==> flow/design.v <==
`timescale 1ns/1ps
module base2_alu #(
  parameter LAT_BIN = 1,   
  parameter LAT_DEC = 8,   
  parameter LAT_DUO = 6    
)(
  input  wire        clk,
  input  wire        rst,
  input  wire        start,
  input  wire [3:0]  opcode,
  input  wire [15:0] a,
  input  wire [15:0] b,
  output reg         busy,
  output reg         done,
  output reg  [31:0] result
);
  reg [7:0] countdown;
  wire [7:0] lat_sel =
      (opcode <= 4'd2) ? LAT_BIN :
      ((opcode <= 4'd5) ? LAT_DEC : LAT_DUO);
  wire [31:0] res_bin =
      (opcode==4'd0)   ? (a + b) :
      (opcode==4'd1)   ? (a - b) :
      (opcode==4'd2)   ? (a * b) :
      (opcode==4'd3)   ? (a + b) :
      (opcode==4'd4)   ? (a - b) :
      (opcode==4'd5) ? (a * 16'd10) :
      (opcode==4'd6) ? (a + b) :
      (opcode==4'd7) ? (a - b) :
      (opcode==4'd8)  ? (a * 16'd3) : 32'd0;
  always @(posedge clk) begin
    if (rst) begin
      busy <= 1'b0; done <= 1'b0; countdown <= 8'd0; result <= 32'd0;
    end else begin
      done <= 1'b0;
      if (start && !busy) begin
        busy      <= 1'b1;
        countdown <= (lat_sel==0) ? 1 : lat_sel;
      end else if (busy) begin
        if (countdown > 8'd1) begin
          countdown <= countdown - 8'd1;
        end else begin
          busy   <= 1'b0;
          done   <= 1'b1;
          result <= res_bin;
        end
      end
    end
  end
endmodule
`timescale 1ns/1ps
module base10_alu #(
  parameter LAT_DEC = 1,   
  parameter LAT_BIN = 6,   
  parameter LAT_DUO = 6    
)(
  input  wire        clk,
  input  wire        rst,
  input  wire        start,
  input  wire [3:0]  opcode,
  input  wire [15:0] a,
  input  wire [15:0] b,
  output reg         busy,
  output reg         done,
  output reg  [31:0] result
);
  reg [7:0] countdown;
  wire [7:0] lat_sel =
      ((opcode>=4'd3) && (opcode<=4'd5)) ? LAT_DEC :
      ((opcode<=4'd2) ? LAT_BIN : LAT_DUO);
  wire [31:0] res_bin =
      (opcode==4'd0)   ? (a + b) :
      (opcode==4'd1)   ? (a - b) :
      (opcode==4'd2)   ? (a * b) :
      (opcode==4'd3)   ? (a + b) :
      (opcode==4'd4)   ? (a - b) :
      (opcode==4'd5) ? (a * 16'd10) :
      (opcode==4'd6) ? (a + b) :
      (opcode==4'd7) ? (a - b) :
      (opcode==4'd8)  ? (a * 16'd3) : 32'd0;
  always @(posedge clk) begin
    if (rst) begin
      busy <= 1'b0; done <= 1'b0; countdown <= 8'd0; result <= 32'd0;
    end else begin
      done <= 1'b0;
      if (start && !busy) begin
        busy      <= 1'b1;
        countdown <= (lat_sel==0) ? 1 : lat_sel;
      end else if (busy) begin
        if (countdown > 8'd1) begin
          countdown <= countdown - 8'd1;
        end else begin
          busy   <= 1'b0;
          done   <= 1'b1;
          result <= res_bin;
        end
      end
    end
  end
endmodule
`timescale 1ns/1ps
module base12_alu #(
  parameter LAT_DUO = 1,   
  parameter LAT_BIN = 6,   
  parameter LAT_DEC = 8    
)(
  input  wire        clk,
  input  wire        rst,
  input  wire        start,
  input  wire [3:0]  opcode,
  input  wire [15:0] a,
  input  wire [15:0] b,
  output reg         busy,
  output reg         done,
  output reg  [31:0] result
);
  reg [7:0] countdown;
  wire [7:0] lat_sel =
      ((opcode>=4'd6) && (opcode<=4'd8)) ? LAT_DUO :
      ((opcode<=4'd2) ? LAT_BIN : LAT_DEC);
  wire [31:0] res_bin =
      (opcode==4'd0)   ? (a + b) :
      (opcode==4'd1)   ? (a - b) :
      (opcode==4'd2)   ? (a * b) :
      (opcode==4'd3)   ? (a + b) :
      (opcode==4'd4)   ? (a - b) :
      (opcode==4'd5) ? (a * 16'd10) :
      (opcode==4'd6) ? (a + b) :
      (opcode==4'd7) ? (a - b) :
      (opcode==4'd8)  ? (a * 16'd3) : 32'd0;
  always @(posedge clk) begin
    if (rst) begin
      busy <= 1'b0; done <= 1'b0; countdown <= 8'd0; result <= 32'd0;
    end else begin
      done <= 1'b0;
      if (start && !busy) begin
        busy      <= 1'b1;
        countdown <= (lat_sel==0) ? 1 : lat_sel;
      end else if (busy) begin
        if (countdown > 8'd1) begin
          countdown <= countdown - 8'd1;
        end else begin
          busy   <= 1'b0;
          done   <= 1'b1;
          result <= res_bin;
        end
      end
    end
  end
endmodule
`timescale 1ns/1ps
module router_extended #(
  parameter B2_LAT_BIN  = 1, B2_LAT_DEC  = 8, B2_LAT_DUO  = 6,
  parameter B10_LAT_DEC = 1, B10_LAT_BIN = 6, B10_LAT_DUO = 6,
  parameter B12_LAT_DUO = 1, B12_LAT_BIN = 6, B12_LAT_DEC = 8
)(
  input  wire        clk,
  input  wire        rst,
  input  wire        start,
  input  wire [2:0]  cond_sel,
  input  wire [3:0]  opcode,
  input  wire [15:0] op_a,
  input  wire [15:0] op_b,
  output reg         busy,
  output reg         done,
  output reg  [31:0] result
);
  localparam [1:0] ROUTE_SENTINEL = 2'd3;
  wire [1:0] forced_target = (cond_sel <= 3'd2) ? cond_sel[1:0] : ROUTE_SENTINEL;
  wire [1:0] full_router_target =
      (opcode <= 4'd2)   ? 2'd0 :
      (opcode <= 4'd5) ? 2'd1 :
                                  2'd2;
  localparam [1:0] DUO_FALLBACK_TARGET = (B10_LAT_DUO <= B2_LAT_DUO) ? 2'd1 : 2'd0;
  wire [1:0] router_210_target =
      (opcode <= 4'd2)   ? 2'd0 :
      (opcode <= 4'd5) ? 2'd1 :
                                  DUO_FALLBACK_TARGET;
  wire [1:0] routed_target =
      (forced_target != ROUTE_SENTINEL) ? forced_target :
      (cond_sel == 3'd3) ? full_router_target :
      (cond_sel == 3'd4) ? router_210_target :
                           full_router_target;  
  reg  start_b2, start_b10, start_b12;
  wire busy_b2, done_b2;   wire [31:0] res_b2;
  wire busy_b10, done_b10; wire [31:0] res_b10;
  wire busy_b12, done_b12; wire [31:0] res_b12;
  base2_alu #(.LAT_BIN(B2_LAT_BIN), .LAT_DEC(B2_LAT_DEC), .LAT_DUO(B2_LAT_DUO)) u_b2(
    .clk(clk), .rst(rst), .start(start_b2), .opcode(opcode), .a(op_a), .b(op_b),
    .busy(busy_b2), .done(done_b2), .result(res_b2)
  );
  base10_alu #(.LAT_DEC(B10_LAT_DEC), .LAT_BIN(B10_LAT_BIN), .LAT_DUO(B10_LAT_DUO)) u_b10(
    .clk(clk), .rst(rst), .start(start_b10), .opcode(opcode), .a(op_a), .b(op_b),
    .busy(busy_b10), .done(done_b10), .result(res_b10)
  );
  base12_alu #(.LAT_DUO(B12_LAT_DUO), .LAT_BIN(B12_LAT_BIN), .LAT_DEC(B12_LAT_DEC)) u_b12(
    .clk(clk), .rst(rst), .start(start_b12), .opcode(opcode), .a(op_a), .b(op_b),
    .busy(busy_b12), .done(done_b12), .result(res_b12)
  );
  localparam S_IDLE=0, S_WAIT=1;
  reg [0:0] st;
  always @(posedge clk) begin
    if (rst) begin
      st <= S_IDLE; busy <= 1'b0; done <= 1'b0;
      start_b2 <= 1'b0; start_b10 <= 1'b0; start_b12 <= 1'b0;
      result <= 32'd0;
    end else begin
      done <= 1'b0;
      start_b2 <= 1'b0; start_b10 <= 1'b0; start_b12 <= 1'b0;
      case (st)
        S_IDLE: begin
          if (start) begin
            busy <= 1'b1;
            if (routed_target==2'd0) start_b2  <= 1'b1;
            if (routed_target==2'd1) start_b10 <= 1'b1;
            if (routed_target==2'd2) start_b12 <= 1'b1;
            st <= S_WAIT;
          end
        end
        S_WAIT: begin
          if ( (routed_target==2'd0 && done_b2) ||
               (routed_target==2'd1 && done_b10) ||
               (routed_target==2'd2 && done_b12) ) begin
            result <= (routed_target==2'd0) ? res_b2 :
                      (routed_target==2'd1) ? res_b10 :
                                              res_b12;
            done   <= 1'b1;
            busy   <= 1'b0;
            st     <= S_IDLE;
          end
        end
      endcase
    end
  end
endmodule
* Tool chain data of router_extended
What the tools print for router_extended, step after step.
Line numbers count from 1 in the design file above.
Library cell names are shortened.
Not given: --
- Top :: router_extended
- Clock input :: clk
- Library :: sky130hd
- Timing corner :: tt_025C_1v80

* Word level
Source: Yosys, flattened and elaborated, memories not mapped. Widths are those after wreduce. Registers that Yosys merges into a memory's read port (data or address) are not register bits. Print and check cells do not count. Equal cells are merged and count once.
- Bits in registers :: 164
- Input port bits :: 42
- Cells after elaboration :: 156
- Add/sub/neg operators :: 5
- $mul :: 3
- $lt $le $gt $ge :: 9
- Equal/unequal tests :: 15
- Mux-type cells :: 57
- Bitwise operators :: 11
- Reduce/logical cells :: 37
** Operators by type and width (number)
- multiplier 16 x 16 -> 32 bit :: 1
- 2-to-1 mux 32 bit :: 11
- 2-to-1 mux 8 bit :: 14
- multiplier 16 x 3 -> 19 bit (second input constant) :: 1
- multiplier 16 x 2 -> 18 bit (second input constant) :: 1
- subtractor 8 x 1 -> 8 bit (second input constant) :: 3
- > comparator 8 x 1 -> 1 bit (second input constant) :: 3
- zero test 8 bit :: 3
- 2-to-1 mux 1 bit :: 21
- adder 16 x 16 -> 17 bit :: 1
- subtractor 16 x 16 -> 17 bit :: 1
- equality test 4 x 3 -> 1 bit (second input constant) :: 4
- nonzero test 2 bit :: 6
- OR reduction 3 bit :: 4
- 2-to-1 mux 2 bit :: 6
- inverter 1 bit :: 11
- AND reduction 2 bit :: 5
- AND reduction 3 bit :: 3
- logical AND 1 bit :: 8
- equality test 4 x 2 -> 1 bit (second input constant) :: 2
- 2-to-1 mux 4 bit :: 2
- != test 2 bit (second input constant) :: 2
- equality test 4 x 1 -> 1 bit (second input constant) :: 1
- greater-or-equal comparator 4 x 2 -> 1 bit (second input constant) :: 1
- less-or-equal comparator 4 x 2 -> 1 bit (second input constant) :: 1
- greater-or-equal comparator 4 x 3 -> 1 bit (second input constant) :: 1
- less-or-equal comparator 4 x 3 -> 1 bit (second input constant) :: 1
- less-or-equal comparator 4 bit (second input constant) :: 1
Not listed: further kinds 14, cells in them 18.

* Longest topological paths
Longest topological path by Yosys (ltp), each cell counted once; first at word level (registers and memories cut), then after technology mapping (sequential cells cut; the memories' decode and read muxes count).
- Depth in word-level cells :: 12
- ABC_AREA :: 0
- Gate-level depth with buffers :: 25
- Gate-level depth less buffers :: 24

* Netlist
The flow's flattened synthesis, as Yosys stat reports it; memories are mapped. The netlist is that of the ABC_AREA named above (0 if unset); the other value can give another one.
** Cells by type (number)
- fa_1 :: 198
- dfxtp_1 :: 164
- ha_1 :: 186
- nand2_1 :: 312
- inv_1 :: 290
- a21oi_1 :: 165
- nor2_1 :: 201
- and2_1 :: 92
- o21ai_0 :: 98
- mux2i_1 :: 44
- a211oi_1 :: 58
- xnor2_1 :: 48
- o211ai_1 :: 50
- clkbuf_1 :: 97
- xor2_1 :: 33
- nor3_1 :: 34
- o21a_1 :: 20
- a21o_1 :: 19
Other cell types: 62; their cells: 297.
- Cells in the netlist :: 2406
- Synthesis area :: 19447.4 um2
- Flip-flop cells :: 164
- Buffers :: 122
By module: a second synthesis without flattening, with its own total; a netlist apart from the flattened one above.
- Cells (unflattened synthesis) :: 5625
- Area total of the unflattened synthesis :: 45107.0 um2
Each row is one instance without its submodules.
** By module
- base2_alu :: instances 1, cells 1862, area 14720.4 um2, sequential area 840.8 um2
- base12_alu :: instances 1, cells 1795, area 14410.1 um2, sequential area 840.8 um2
- base10_alu :: instances 1, cells 1715, area 13942.1 um2, sequential area 840.8 um2
- router_extended :: instances 1, cells 253, area 2034.5 um2, sequential area 760.7 um2

* Timing after synthesis
Source: OpenSTA report_checks on the synthesized netlist (no wires, ideal clock, input and output delay 20% of the period each), path of least setup slack; recovery checks are left aside. Register names are those of the netlist, which keeps one name where synthesis merged equal registers.
- Kind :: input -> register
- From :: in op_b[1]
- To :: reg u_b12.result[30]
- Period :: 10.0 ns
- Library setup time :: 0.070 ns
- Launch time at the first pin :: 2.000 ns
- Data arrival time :: 7.646 ns
- Slack :: 2.284 ns
- Delay of the path :: 5.716 ns
- Driving pins on the path :: 21
- Buffers on the path :: 1
- Period reached after synthesis :: 7.716 ns
"delay of the path" = arrival - input delay + setup time.
"driving pins on the path" counts driving pins, that of a launching flip-flop among them; a cell with two outputs on the path counts twice.
"period reached after synthesis" = period - worst setup slack (recovery checks aside). The figure is calculated, with input and output delays left at 20% of the set period.
The rows between start and end are the longest chain of elaborated cells between them; the timing report does not say that the signal goes this way. Where chains are equally long, one stands for them.
Each line given opens the expression or statement behind the cell; cells for indexed reads and writes are added by Yosys, which also makes memories of some case tables.
- Cell sequence :: clkbuf_1 -> nand2_1 -> fa_1 -> fa_1 -> fa_1 -> fa_1 -> inv_1 -> fa_1 -> inv_1 -> fa_1 -> inv_1 -> ha_1 -> a211oi_1 -> o21ai_0 -> a31oi_1 -> o31ai_2 -> a41oi_1 -> o21ai_0 -> and4_1 -> or3_1 -> a21oi_1
- Cells in the longest elaborated chain :: 9
** Ends and longest elaborated chain, post-synthesis
- start: declaration :: line 163 : input  wire [15:0] op_b,
- subtractor 16 x 16 -> 17 bit :: line 129 : (opcode==4'd7) ? (a - b) :
- 2-to-1 mux 32 bit :: line 129
- 2-to-1 mux 32 bit :: line 128 : (opcode==4'd6) ? (a + b) :
- 2-to-1 mux 32 bit :: line 127 : (opcode==4'd5) ? (a * 16'd10) :
- 2-to-1 mux 32 bit :: line 126 : (opcode==4'd4)   ? (a - b) :
- 2-to-1 mux 32 bit :: line 125 : (opcode==4'd3)   ? (a + b) :
- 2-to-1 mux 32 bit :: line 124 : (opcode==4'd2)   ? (a * b) :
- 2-to-1 mux 32 bit :: line 123 : (opcode==4'd1)   ? (a - b) :
- 2-to-1 mux 32 bit :: line 122 : (opcode==4'd0)   ? (a + b) :
- end: assignment :: line 133 : busy <= 1'b0; done <= 1'b0; countdown <= 8'd0; result <= 32'd0;
- end: assignment :: line 145 : result <= res_bin;
- end: declaration :: line 115 : output reg  [31:0] result

* Timing after layout
Path of least setup slack in the final report of run 2 (OpenROAD, finished layout, wires in). Where an end is a register, its clock arrival counts in the times.
- Kind :: input -> register
- From :: in op_b[11]
- To :: reg u_b12.result[30]
- Period :: 8.16 ns
- Library setup time :: 0.06 ns
- Launch time at the first pin :: 1.63 ns
- Data arrival time :: 7.87 ns
- Slack :: 0.67 ns
- Driving pins on the path :: 23
- Buffers on the path :: 5
The rows between start and end are the longest chain of elaborated cells between them; the timing report does not say that the signal goes this way. Where chains are equally long, one stands for them.
- Cell sequence :: buf_2 -> buf_6 -> nand2_1 -> fa_1 -> inv_1 -> fa_1 -> fa_1 -> fa_2 -> fa_1 -> inv_1 -> fa_1 -> inv_1 -> ha_2 -> nand2_1 -> o31ai_4 -> buf_12 -> a41oi_4 -> buf_6 -> buf_6 -> o21ai_2 -> a21oi_2 -> or3_1 -> a21oi_2
- Cells in the longest elaborated chain :: 9
** Ends and longest elaborated chain, after layout
- start: declaration :: line 163 : input  wire [15:0] op_b,
- subtractor 16 x 16 -> 17 bit :: line 129 : (opcode==4'd7) ? (a - b) :
- 2-to-1 mux 32 bit :: line 129
- 2-to-1 mux 32 bit :: line 128 : (opcode==4'd6) ? (a + b) :
- 2-to-1 mux 32 bit :: line 127 : (opcode==4'd5) ? (a * 16'd10) :
- 2-to-1 mux 32 bit :: line 126 : (opcode==4'd4)   ? (a - b) :
- 2-to-1 mux 32 bit :: line 125 : (opcode==4'd3)   ? (a + b) :
- 2-to-1 mux 32 bit :: line 124 : (opcode==4'd2)   ? (a * b) :
- 2-to-1 mux 32 bit :: line 123 : (opcode==4'd1)   ? (a - b) :
- 2-to-1 mux 32 bit :: line 122 : (opcode==4'd0)   ? (a + b) :
- end: assignment :: line 133 : busy <= 1'b0; done <= 1'b0; countdown <= 8'd0; result <= 32'd0;
- end: assignment :: line 145 : result <= res_bin;
- end: declaration :: line 115 : output reg  [31:0] result

==> runs of router_extended <==
Flow measurements of router_extended on sky130hd: 4 stored runs with different settings, listed in no order. Input and output delays are each 20% of the period that was set; the output load is 0.01 pF.
"period reached" means the clock period less the worst setup slack. The figure is calculated, with input and output delays left at 20% of the set period.
"critical setup path time": the worst setup path's part of the clock period (all of it between registers, 20% less for each end at a port) less its slack. A launch clock that arrives late makes it longer, a capture clock that arrives late makes it shorter.
By "power" is meant OpenSTA's value without simulated activity: inputs other than the clock are taken to toggle once in ten clock periods, and the tool carries that through the logic.

** Run 1
- Settings :: CELL_PAD_IN_SITES_DETAIL_PLACEMENT=1; CELL_PAD_IN_SITES_GLOBAL_PLACEMENT=2; CORE_ASPECT_RATIO=1.81; CORE_UTILIZATION=60; CTS_CLUSTER_DIAMETER=93; GPL_ROUTABILITY_DRIVEN=1; GPL_TIMING_DRIVEN=0; HOLD_SLACK_MARGIN=0.16; MAX_ROUTING_LAYER=met4; MIN_ROUTING_LAYER=met1; PLACE_DENSITY_LB_ADDON=0.1; SETUP_SLACK_MARGIN=0.92; SLEW_MARGIN=40; period_ns=15.8; CAP_MARGIN=20; CORE_MARGIN=2
- Outcome :: no final report: placement broke off with FLW-0024

** Run 2
- Settings :: CAP_MARGIN=10; CELL_PAD_IN_SITES_DETAIL_PLACEMENT=2; CELL_PAD_IN_SITES_GLOBAL_PLACEMENT=3; CORE_ASPECT_RATIO=0.58; CORE_MARGIN=5; CTS_CLUSTER_DIAMETER=395; GPL_ROUTABILITY_DRIVEN=0; MAX_ROUTING_LAYER=met5; PLACE_DENSITY=0.79; SETUP_SLACK_MARGIN=2.31; SLEW_MARGIN=40; period_ns=8.16; CORE_UTILIZATION=40
- Smallest setup slack :: 0.674 ns
- Standard-cell area after layout :: 24468.5 um2
- Utilization after layout :: 0.51
- Period reached :: 7.486 ns
- Die area :: 53293.0 um2
- Critical setup path time :: 5.85 ns
- Type of the worst setup path :: input -> register
- Power :: 11.600 mW
- Post-synthesis cell area :: 19447.4 um2
- Worst hold slack :: 0.456 ns
- Total negative slack on setup checks :: 0.000 ns

** Run 3
- Settings :: CAP_MARGIN=10; CELL_PAD_IN_SITES_DETAIL_PLACEMENT=0; CELL_PAD_IN_SITES_GLOBAL_PLACEMENT=3; CORE_MARGIN=5; CTS_CLUSTER_DIAMETER=395; GPL_ROUTABILITY_DRIVEN=0; MAX_ROUTING_LAYER=met5; PLACE_DENSITY=0.79; SETUP_SLACK_MARGIN=2.31; SLEW_MARGIN=40; period_ns=8.16; CORE_UTILIZATION=40
- Smallest setup slack :: 1.155 ns
- Standard-cell area after layout :: 24347.1 um2
- Utilization after layout :: 0.508
- Period reached :: 7.005 ns
- Die area :: 53127.9 um2
- Critical setup path time :: 5.37 ns
- Type of the worst setup path :: input -> register
- Power :: 10.346 mW
- Post-synthesis cell area :: 19447.4 um2
- Worst hold slack :: 0.448 ns
- Total negative slack on setup checks :: 0.000 ns

** Run 4
- Settings :: CORE_ASPECT_RATIO=0.77; CORE_UTILIZATION=52; GPL_TIMING_DRIVEN=0; MAX_ROUTING_LAYER=met4; MIN_ROUTING_LAYER=met2; PLACE_DENSITY=0.71; TNS_END_PERCENT=5; period_ns=15.3; CAP_MARGIN=20; CORE_MARGIN=2; SLEW_MARGIN=20
- Outcome :: no final report: routing broke off with GRT-0116
